==> flow/design.v <==
`timescale 1ns/10ps
module ELA(clk, rst, ready, in_data, data_rd, req, wen, addr, data_wr, done);
	input					clk;
	input					rst;
	input					ready;
	input			[7:0]	in_data;
	input			[7:0]	data_rd;
	output	reg				req;
	output	reg				wen;
	output	reg		[12:0]	addr;
	output	reg		[7:0]	data_wr;
	output	reg				done;
reg					[7:0]	S_buffer	[127:0];
reg					[7:0]	L_buffer	[2:0];
reg					[8:0]	result;
reg					[2:0]	control;
reg					[7:0]	timer_s;
wire				[8:0]	d11;
wire				[8:0]	d22;
wire				[8:0]	d33;
wire				[7:0]	d1;
wire				[7:0]	d2;
wire				[7:0]	d3;
assign 				d11 = (L_buffer[2] - S_buffer[0]);
assign				d22 = (L_buffer[1] - S_buffer[1]);
assign				d33 = (L_buffer[0] - S_buffer[2]);
assign 				d1 = d11[8] ? -d11[7:0] : d11[7:0];
assign				d2 = d22[8] ? -d22[7:0] : d22[7:0];
assign				d3 = d33[8] ? -d33[7:0] : d33[7:0];
reg					[1:0]	min;
reg         		[2:0]	state;
reg         		[2:0]	next_state;
parameter   		Rowf      	= 3'd0;
parameter   		comp      	= 3'd1;
parameter   		read       	= 3'd2;
parameter   		fish       	= 3'd3;
parameter   		stop        = 3'd4;
integer 			i;
always @(posedge clk or posedge rst)
begin
	if (rst)
	begin
		timer_s <= 8'd0;
	end
	else if ((control == 3'd0 && timer_s == 8'd130) || (control == 3'd1 && timer_s == 8'd131) ||(control == 3'd2 && timer_s == 8'd128) || control == 3'd4)
	begin
		timer_s <= 8'd0;
	end
	else
	begin
		timer_s <= timer_s + 8'd1;
	end
end
always @(posedge clk or posedge rst)
begin
	if (rst)
	begin
		req <= 1'd0;
	end
	else if (timer_s == 8'd0 && !(control == 3'd2) && !(control == 3'd4))
	begin
		req <= 1'd1;
	end
	else
	begin
		req <= 1'd0;
	end
end
always @(posedge clk)
begin
	if (rst)
	begin
	end
	else if ((control == 3'd0 && timer_s >= 8'd129) || (control == 3'd1 && timer_s == 8'd0) || (control == 3'd2 && timer_s == 8'd128))
	begin
	end
	else if (control == 3'd2)
	begin
		S_buffer[0] <= S_buffer[127];
		for(i=1; i<128; i=i+1)
		begin
			S_buffer[i] <= S_buffer[i-1];
		end
	end
	else if (timer_s <= 8'd128)
	begin
		S_buffer[0] <= in_data;
		for(i=1; i<128; i=i+1)
		begin
			S_buffer[i] <= S_buffer[i-1];
		end
	end
end
always @(posedge clk or posedge rst) 
begin
	if (rst) 
	begin
		L_buffer[0] <= 8'd0;
		L_buffer[2] <= 8'd0;
		L_buffer[1] <= 8'd0;
	end
	else if ((control == 3'd0 && timer_s >= 8'd129) || (control == 3'd1 && timer_s == 8'd0) || (control == 3'd2 && timer_s == 8'd128))
	begin
		L_buffer[0] <= L_buffer[0];
		L_buffer[2] <= L_buffer[2];
		L_buffer[1] <= L_buffer[1];
	end
	else if (control == 3'd2)
	begin
		L_buffer[0] <= L_buffer[2];
		L_buffer[2] <= L_buffer[1];
		L_buffer[1] <= L_buffer[0];
	end
	else if (timer_s <= 8'd128)
	begin
		L_buffer[0] <= S_buffer[127];
		L_buffer[2] <= L_buffer[1];
		L_buffer[1] <= L_buffer[0];
	end
end
always @(*)
begin
	if (timer_s == 8'd3)
	begin
		min = 2'd2;
	end
	else if ((d1 == d3) && (d2 == d3))
	begin
		min = 2'd0;
	end
	else if (d1 <= d3)
	begin
		if (d2 <= d1)
		begin
			min = 2'd2;
		end
		else 
		begin
			min = 2'd1;
		end
	end
	else 
	begin
		if (d2 <= d3)
		begin
			min = 2'd2;
		end
		else 
		begin
			min = 2'd3;
		end
	end
end
always @(posedge clk or posedge rst)
begin
	if (rst) 
	begin
		result <= 9'd0;
	end
	else if (control == 3'd1)
	begin
		if (timer_s == 8'd130)
		begin
			result <= ((S_buffer[0] + L_buffer[0]) >> 1);
		end
		else
		begin
			case(min)
			2'd0: result <= ((S_buffer[0] + (S_buffer[1] * 2) + S_buffer[2] + L_buffer[0] + (L_buffer[1] * 2) + L_buffer[2]) / 8);
			2'd1: result <= ((S_buffer[0] + L_buffer[2]) >> 1);
			2'd2: result <= ((S_buffer[1] + L_buffer[1]) >> 1);
			2'd3: result <= ((S_buffer[2] + L_buffer[0]) >> 1);
			endcase
		end
	end
end
always @(posedge clk or posedge rst)
 begin
	if (rst) 
	begin
		wen <= 1'd0;
	end
	else if (control == 3'd3 || control == 3'd4)
	begin
		wen <= 1'd0;
	end
	else
	begin
		wen <= 1'd1;
	end
end
always @(posedge clk or posedge rst) 
begin
	if (rst) 
	begin
		addr <= 13'd0;
	end
	else if((control == 3'd0 && timer_s <= 8'd2) || (control == 3'd1 && timer_s <= 8'd4) || control == 3'd4)
	begin
		addr <= addr;
	end
	else 
	begin
		addr <= addr + 13'd1;	
	end
end
always @(posedge clk or posedge rst) 
begin
	if (rst) 
	begin
		data_wr <= 8'd0;
	end
	else if (control == 3'd0)
	begin
		data_wr <= S_buffer[0];
	end
	else if (control == 3'd1)
	begin
		data_wr <= result;
	end
	else
	begin
		data_wr <= S_buffer[127];
	end
end
always @(posedge clk or posedge rst) 
begin
	if (rst) 
	begin
		done <= 1'd0;
	end
	else if (control == 3'd3) 
	begin
		done <= 1'd1;
	end
end
always @(posedge clk or posedge rst)
begin
    if (rst)	state <= stop;
    else 		state <= next_state;
end
always @(*) 
begin
    case(state)
    	stop:
    	begin
    		if(ready == 1'b0) next_state = stop;
    		else              next_state = Rowf;
    	end
    	Rowf :
    	begin
    		if(timer_s == 8'd130) next_state = comp;
    		else                 next_state = Rowf;
    	end
    	comp :
    	begin
    		if(timer_s == 8'd131) next_state = read;
    		else                 next_state = comp;
    	end
    	read :
    	begin
    		if(addr == 13'd8062)      next_state = fish;
    		else if(timer_s == 8'd128)next_state = comp;
    		else                     next_state = read;
    	end
    	fish : next_state = fish;
    	default : next_state = stop;
    endcase
end
always @(*) 
begin
    case(state)
    	Rowf : control = 3'd0;
    	comp : control = 3'd1;
    	read : control = 3'd2;
    	fish : control = 3'd3;
    	stop : control = 3'd4;
    	default : control = 3'd4;
    endcase
end
endmodule
=== Reports on ELA ===
Module ELA before and after one edit of its RTL, step after step.
"unedited" refers to lines of the RTL above, "edited" to lines of the edited file.
"change": "edited" minus "unedited" as printed here. "rel. change": 100 x difference / "unedited".
Cell names lack the library's common part.
A cell with - has no value.

* Top module: ELA
* Clock: clk
* Cell library: sky130hd
* Timing corner: tt_025C_1v80

=== The edit ===
Unified diff, file above to edited file.
The edit is scripted: it alters the design's behaviour and was not made to optimise anything.

<pre>
@@ -25,5 +25,5 @@
 assign				d22 = (L_buffer[1] - S_buffer[1]);
 assign				d33 = (L_buffer[0] - S_buffer[2]);
-assign 				d1 = d11[8] ? -d11[7:0] : d11[7:0];
+assign 				d1 = d11[7:0];
 assign				d2 = d22[8] ? -d22[7:0] : d22[7:0];
 assign				d3 = d33[8] ? -d33[7:0] : d33[7:0];
</pre>

=== After elaboration ===
Source: Yosys, flattened and elaborated. Widths are those after wreduce. Registers that Yosys merges into a memory's read port (data or address) are not register bits. Print and check cells do not count. Equal cells are merged and count once.

{| class="wikitable"
|+ Cells by class
! element !! unedited !! edited !! change !! rel. change (%)
|-
| $add $sub $neg || 17 || 16 || -1 || -5.88
|-
| $lt $le $gt $ge || 7 || 7 || 0 || 0.00
|-
| equal/unequal tests || 18 || 18 || 0 || 0.00
|-
| mux-type cells || 284 || 283 || -1 || -0.35
|-
| bitwise operators || 2 || 2 || 0 || 0.00
|-
| reductions and logical operators || 27 || 27 || 0 || 0.00
|}

{| class="wikitable"
|+ Operators with widths
! cell !! unedited !! edited !! change !! rel. change (%)
|-
| 8-bit two-way mux || 269 || 268 || -1 || -0.37
|-
| 8-bit negator || 3 || 2 || -1 || -33.33
|-
| 8-bit by 8-bit subtractor with 9-bit output || 3 || 2 || -1 || -33.33
|-
| 8-bit subtractor || 0 || 1 || +1 || -
|}

Unchanged operator kinds not shown: 37.

{| class="wikitable"
|+ Word-level totals
! element !! unedited !! edited !! change !! rel. change (%)
|-
| register bits || 1,091 || 1,091 || 0 || 0.00
|}

=== Longest topological paths ===
Yosys ltp: most cells in a row. Word level: on the elaborated netlist, between registers, memories and ports. Mapped: between sequential cells and ports; inverters and the memories' decode and read muxes count.

{| class="wikitable"
|+ Depth
! element !! unedited !! edited !! change !! rel. change (%)
|-
| depth in word-level cells || 11 || 11 || 0 || 0.00
|-
| ABC_AREA || 0 || 0 || - || -
|-
| depth in mapped cells || 23 || 23 || 0 || 0.00
|-
| gate-level depth less buffers || 22 || 21 || -1 || -4.55
|}

=== Mapped cells and area ===
Yosys stat after the flow's synthesis: flattened, memories mapped to cells. It holds for the ABC_AREA given above (unset counts as 0); a run with the other value may have another netlist.

{| class="wikitable"
|+ Cells by type
! cell !! unedited !! edited !! change !! rel. change (%)
|-
| nor2_1 || 78 || 61 || -17 || -21.79
|-
| nand2_1 || 43 || 55 || +12 || +27.91
|-
| xor2_1 || 30 || 19 || -11 || -36.67
|-
| o21ai_1 || 12 || 2 || -10 || -83.33
|-
| nand2b_1 || 16 || 8 || -8 || -50.00
|-
| clkbuf_1 || 16 || 22 || +6 || +37.50
|-
| xnor2_1 || 47 || 52 || +5 || +10.64
|-
| nand3_1 || 17 || 12 || -5 || -29.41
|-
| nand4_1 || 12 || 7 || -5 || -41.67
|-
| nor4_1 || 6 || 1 || -5 || -83.33
|-
| a221oi_1 || 5 || 0 || -5 || -100.00
|-
| o22ai_1 || 0 || 5 || +5 || -
|-
| a21oi_1 || 63 || 59 || -4 || -6.35
|-
| o21bai_1 || 17 || 21 || +4 || +23.53
|-
| a31oi_1 || 4 || 8 || +4 || +100.00
|-
| buf_1 || 4 || 0 || -4 || -100.00
|-
| o31ai_1 || 0 || 4 || +4 || -
|-
| o21ai_0 || 39 || 42 || +3 || +7.69
|}

Unchanged cell types not shown: 11.
Not every row of either side is listed.

{| class="wikitable"
|+ Synthesis totals
! element !! unedited !! edited !! change !! rel. change (%)
|-
| cells in the netlist || 1,896 || 1,852 || -44 || -2.32
|-
| synthesis area (µm²) || 38,577.0 || 38,255.4 || -321.6 || -0.83
|-
| sequential area (µm²) || 32,477.4 || 32,477.4 || 0.0 || 0.00
|-
| flip-flops || 1,093 || 1,093 || 0 || 0.00
|-
| buffers || 26 || 28 || +2 || +7.69
|}

=== Worst setup path after synthesis ===
Source: OpenSTA report_checks on the synthesized netlist (no wires, ideal clock, input and output delay 20% of the period each), path of least setup slack; recovery checks are left aside. Register names are those of the netlist, which keeps one name where synthesis merged equal registers.

{| class="wikitable"
|+ Timing path after synthesis
! element !! unedited !! edited !! change !! rel. change (%)
|-
| path kind || input-to-reg || reg-to-reg || - || -
|-
| start || input port rst || register timer_s[3] || - || -
|-
| end || register S_buffer[0][0] || register S_buffer[0][0] || - || -
|-
| clock period (ns) || 10.0 || 10.0 || 0.0 || 0.00
|-
| external input delay (ns) || 2.000 || - || - || -
|-
| library setup time (ns) || 1.525 || 2.447 || +0.922 || -
|-
| time at the first pin (ns) || 2.000 || 0.000 || -2.000 || -100.00
|-
| arrival time (ns) || 26.534 || 44.435 || +17.901 || +67.46
|-
| path slack (ns) || -18.059 || -36.883 || -18.824 || -
|-
| delay of the path (ns) || 26.059 || 46.882 || +20.823 || +79.91
|-
| stages || 2 || 11 || +9 || +450.00
|-
| path buffers || 0 || 2 || +2 || -
|-
| synthesis period reached (ns) || 28.059 || 46.883 || +18.824 || +67.09
|}

"delay of the path" = arrival - input delay + setup time.
"stages" counts driving pins, that of a launching flip-flop among them; a cell with two outputs on the path counts twice.
"synthesis period reached" = period - worst setup slack (recovery checks aside). The figure is calculated, with input and output delays left at 20% of the set period.
The rows between start and end are the longest chain of elaborated cells between them; the timing report does not say that the signal goes this way. Where chains are equally long, one stands for them.
Each line given opens the expression or statement behind the cell; cells for indexed reads and writes are added by Yosys, which also makes memories of some case tables.
At most two assigning lines are given for a register; there are more.

On the way, after synthesis, unedited:
* Cell sequence: inv_1 and2_1
* Length of the longest elaborated chain: 2

{| class="wikitable"
|+ RTL lines, path after synthesis, unedited
! element !! RTL line !! source
|-
| from (decl) || 4 || <nowiki>input rst;</nowiki>
|-
| 1-bit inverter || - ||
|-
| 3-bit AND reduction || - ||
|-
| to (assign) || 79 || <nowiki>S_buffer[0] <= S_buffer[127];</nowiki>
|-
| to (assign) || 87 || <nowiki>S_buffer[0] <= in_data;</nowiki>
|-
| to (decl) || 13 || <nowiki>reg [7:0] S_buffer [127:0];</nowiki>
|}

edited: Only ways into the end's enable, where the timed path ends, are counted here.

On the way, after synthesis, edited:
* Cell sequence: dfrtp_1 or4_1 nor2_1 nand2_1 nor3b_1 a21oi_1 a31oi_1 nor2_1 clkbuf_1 clkbuf_1 nor2_1
* Length of the longest elaborated chain: 6

{| class="wikitable"
|+ RTL lines, path after synthesis, edited
! element !! RTL line !! source
|-
| from (decl) || 17 || <nowiki>reg [7:0] timer_s;</nowiki>
|-
| from (assign) || 43 || <nowiki>timer_s <= 8'd0;</nowiki>
|-
| from (assign) || 51 || <nowiki>timer_s <= timer_s + 8'd1;</nowiki>
|-
| 8-bit greater-or-equal comparator || 74 || <nowiki>else if ((control == 3'd0 && timer_s >= 8'd129) || (control == 3'd1 && timer_s == 8'd0) || (control == 3'd2 && ...</nowiki>
|-
| 1-bit logical AND || 74 ||
|-
| 1-bit logical OR (2 in a row) || 74 ||
|-
| 1-bit inverter || - ||
|-
| 3-bit AND reduction || - ||
|-
| to (assign) || 79 || <nowiki>S_buffer[0] <= S_buffer[127];</nowiki>
|-
| to (assign) || 87 || <nowiki>S_buffer[0] <= in_data;</nowiki>
|-
| to (decl) || 13 || <nowiki>reg [7:0] S_buffer [127:0];</nowiki>
|}

=== Timing after layout ===
From the final timing report of the runs of set A: the path of least setup slack in the routed layout; clock arrival at registers is part of the times.

{| class="wikitable"
|+ Timing path post-layout
! element !! unedited !! edited !! change !! rel. change (%)
|-
| path kind || reg-to-reg || reg-to-reg || - || -
|-
| start || register S_buffer[0][0] || register L_buffer[0][0] || - || -
|-
| end || register result[5] || register result[5] || - || -
|-
| clock period (ns) || 10.0 || 10.0 || 0.0 || 0.00
|-
| library setup time (ns) || 0.13 || 0.11 || -0.02 || -
|-
| time at the first pin (ns) || 0.65 || 0.64 || -0.01 || -1.54
|-
| arrival time (ns) || 6.56 || 6.22 || -0.34 || -5.18
|-
| path slack (ns) || 3.98 || 4.28 || +0.30 || -
|-
| stages || 21 || 21 || 0 || 0.00
|-
| path buffers || 0 || 0 || 0 || -
|}

The rows between start and end are the longest chain of elaborated cells between them; the timing report does not say that the signal goes this way. Where chains are equally long, one stands for them.
At most two assigning lines are given for a register; there are more.

On the way, post-layout, unedited:
* Cell sequence: edfxtp_1 ha_1 fa_1 nand2b_4 a211oi_1 o21ai_0 a31oi_1 nand2b_1 o21ai_0 xor2_1 xnor2_1 ha_1 nand3_1 nor2_1 a22o_1 a31oi_1 nand2_1 or3_1 mux2_4 a221oi_1 o21ai_1
* Length of the longest elaborated chain: 11

{| class="wikitable"
|+ RTL lines, path post-layout, unedited
! element !! RTL line !! source
|-
| from (decl) || 13 || <nowiki>reg [7:0] S_buffer [127:0];</nowiki>
|-
| from (assign) || 79 || <nowiki>S_buffer[0] <= S_buffer[127];</nowiki>
|-
| from (assign) || 87 || <nowiki>S_buffer[0] <= in_data;</nowiki>
|-
| 8-bit by 8-bit subtractor with 9-bit output || 24 || <nowiki>assign d11 = (L_buffer[2] - S_buffer[0]);</nowiki>
|-
| 8-bit negator || 27 || <nowiki>assign d1 = d11[8] ? -d11[7:0] : d11[7:0];</nowiki>
|-
| 8-bit two-way mux || 27 ||
|-
| 8-bit <= comparator || 133 || <nowiki>if (d2 <= d1)</nowiki>
|-
| 2-bit two-way mux || 133 ||
|-
| 2-bit two-way mux || 131 || <nowiki>else if (d1 <= d3)</nowiki>
|-
| 2-bit two-way mux || 127 || <nowiki>else if ((d1 == d3) && (d2 == d3))</nowiki>
|-
| 2-bit two-way mux || 123 || <nowiki>if (timer_s == 8'd3)</nowiki>
|-
| 2-bit == test || 168 || <nowiki>case(min)</nowiki>
|-
| 8-bit case mux with 4-bit select || 168 ||
|-
| 8-bit two-way mux || 162 || <nowiki>if (timer_s == 8'd130)</nowiki>
|-
| to (assign) || 164 || <nowiki>result <= ((S_buffer[0] + L_buffer[0]) >> 1);</nowiki>
|-
| to (assign) || 169 || <nowiki>2'd0: result <= ((S_buffer[0] + (S_buffer[1] * 2) + S_buffer[2] + L_buffer[0] + (L_buffer[1] * 2) + L_buffer[2 ...</nowiki>
|}

On the way, post-layout, edited:
* Cell sequence: dfrtp_1 inv_1 ha_1 fa_1 nand2b_1 a211oi_1 o22ai_1 nor2_1 a21oi_1 ha_1 nor2b_1 o21a_1 o21ai_0 a21oi_1 a31o_2 a22oi_1 o211ai_1 o21bai_4 o211ai_1 o221ai_1 a221o_1
* Length of the longest elaborated chain: 11

{| class="wikitable"
|+ RTL lines, path post-layout, edited
! element !! RTL line !! source
|-
| from (decl) || 14 || <nowiki>reg [7:0] L_buffer [2:0];</nowiki>
|-
| from (assign) || 104 || <nowiki>L_buffer[0] <= L_buffer[0];</nowiki>
|-
| from (assign) || 110 || <nowiki>L_buffer[0] <= L_buffer[2];</nowiki>
|-
| 8-bit by 8-bit subtractor with 9-bit output || 26 || <nowiki>assign d33 = (L_buffer[0] - S_buffer[2]);</nowiki>
|-
| 8-bit negator || 29 || <nowiki>assign d3 = d33[8] ? -d33[7:0] : d33[7:0];</nowiki>
|-
| 8-bit two-way mux || 29 ||
|-
| 8-bit <= comparator || 144 || <nowiki>if (d2 <= d3)</nowiki>
|-
| 1-bit two-way mux || 144 ||
|-
| 2-bit two-way mux || 131 || <nowiki>else if (d1 <= d3)</nowiki>
|-
| 2-bit two-way mux || 127 || <nowiki>else if ((d1 == d3) && (d2 == d3))</nowiki>
|-
| 2-bit two-way mux || 123 || <nowiki>if (timer_s == 8'd3)</nowiki>
|-
| 2-bit == test || 168 || <nowiki>case(min)</nowiki>
|-
| 8-bit case mux with 4-bit select || 168 ||
|-
| 8-bit two-way mux || 162 || <nowiki>if (timer_s == 8'd130)</nowiki>
|-
| to (assign) || 164 || <nowiki>result <= ((S_buffer[0] + L_buffer[0]) >> 1);</nowiki>
|-
| to (assign) || 169 || <nowiki>2'd0: result <= ((S_buffer[0] + (S_buffer[1] * 2) + S_buffer[2] + L_buffer[0] + (L_buffer[1] * 2) + L_buffer[2 ...</nowiki>
|}

=== Layout results ===
Runs of the flow (Yosys, OpenROAD) on both versions; the two runs of a pair have the same settings. The constraints put input and output delay at 20% of the set period each and load the outputs with 0.01 pF.

Settings, set A:
* period_ns: 10.0
* CAP_MARGIN: 20
* CORE_MARGIN: 2
* CORE_UTILIZATION: 40
* SLEW_MARGIN: 20

{| class="wikitable"
|+ Measured results, set A
! element !! unedited !! edited !! change !! rel. change (%)
|-
| synthesis area (µm²) || 38,577.0 || 38,255.4 || -321.6 || -0.83
|-
| area of the die (µm²) || 98,941.7 || 98,128.7 || -813.0 || -0.82
|-
| standard-cell area of the final layout (µm²) || 43,668.1 || 43,641.9 || -26.2 || -0.06
|-
| post-layout utilization (%) || 45.8 || 46.0 || +0.2 || -
|-
| setup slack of the worst path (ns) || 3.977 || 4.284 || +0.307 || -
|-
| sum of negative setup slack (ns) || 0.000 || 0.000 || 0.000 || -
|-
| worst hold slack after layout (ns) || 0.373 || 0.390 || +0.017 || -
|-
| total power of the final layout (mW) || 9.259 || 10.086 || +0.827 || +8.93
|-
| period reached (ns) || 6.023 || 5.716 || -0.307 || -5.10
|}

Settings, set B:
* ABC_AREA: 1
* CORE_ASPECT_RATIO: 0.6
* CORE_UTILIZATION: 32
* CTS_CLUSTER_DIAMETER: 70
* CTS_CLUSTER_SIZE: 53
* MAX_ROUTING_LAYER: met4
* MIN_ROUTING_LAYER: met2
* PLACE_DENSITY: 0.59
* SETUP_SLACK_MARGIN: 2.43
* TNS_END_PERCENT: 40
* period_ns: 10.9
* CAP_MARGIN: 20
* CORE_MARGIN: 2
* SLEW_MARGIN: 20

{| class="wikitable"
|+ Measured results, set B
! element !! unedited !! edited !! change !! rel. change (%)
|-
| synthesis area (µm²) || 38,697.1 || 38,460.6 || -236.5 || -0.61
|-
| area of the die (µm²) || 123,818.0 || 123,070.0 || -748.0 || -0.60
|-
| standard-cell area of the final layout (µm²) || 42,256.8 || 41,991.5 || -265.3 || -0.63
|-
| post-layout utilization (%) || 35.3 || 35.2 || -0.1 || -
|-
| setup slack of the worst path (ns) || 5.550 || 5.723 || +0.173 || -
|-
| sum of negative setup slack (ns) || 0.000 || 0.000 || 0.000 || -
|-
| worst hold slack after layout (ns) || 0.365 || 0.395 || +0.030 || -
|-
| total power of the final layout (mW) || 7.652 || 7.506 || -0.146 || -1.91
|-
| period reached (ns) || 5.350 || 5.177 || -0.173 || -3.23
|}

"period reached": clock period set for the run, less the worst setup slack. It is reckoned from that one timing run; input and output delays stay at 20% of the period that was set.
"total power of the final layout" rests on the timing tool's default activity at the inputs, not on a simulated workload.
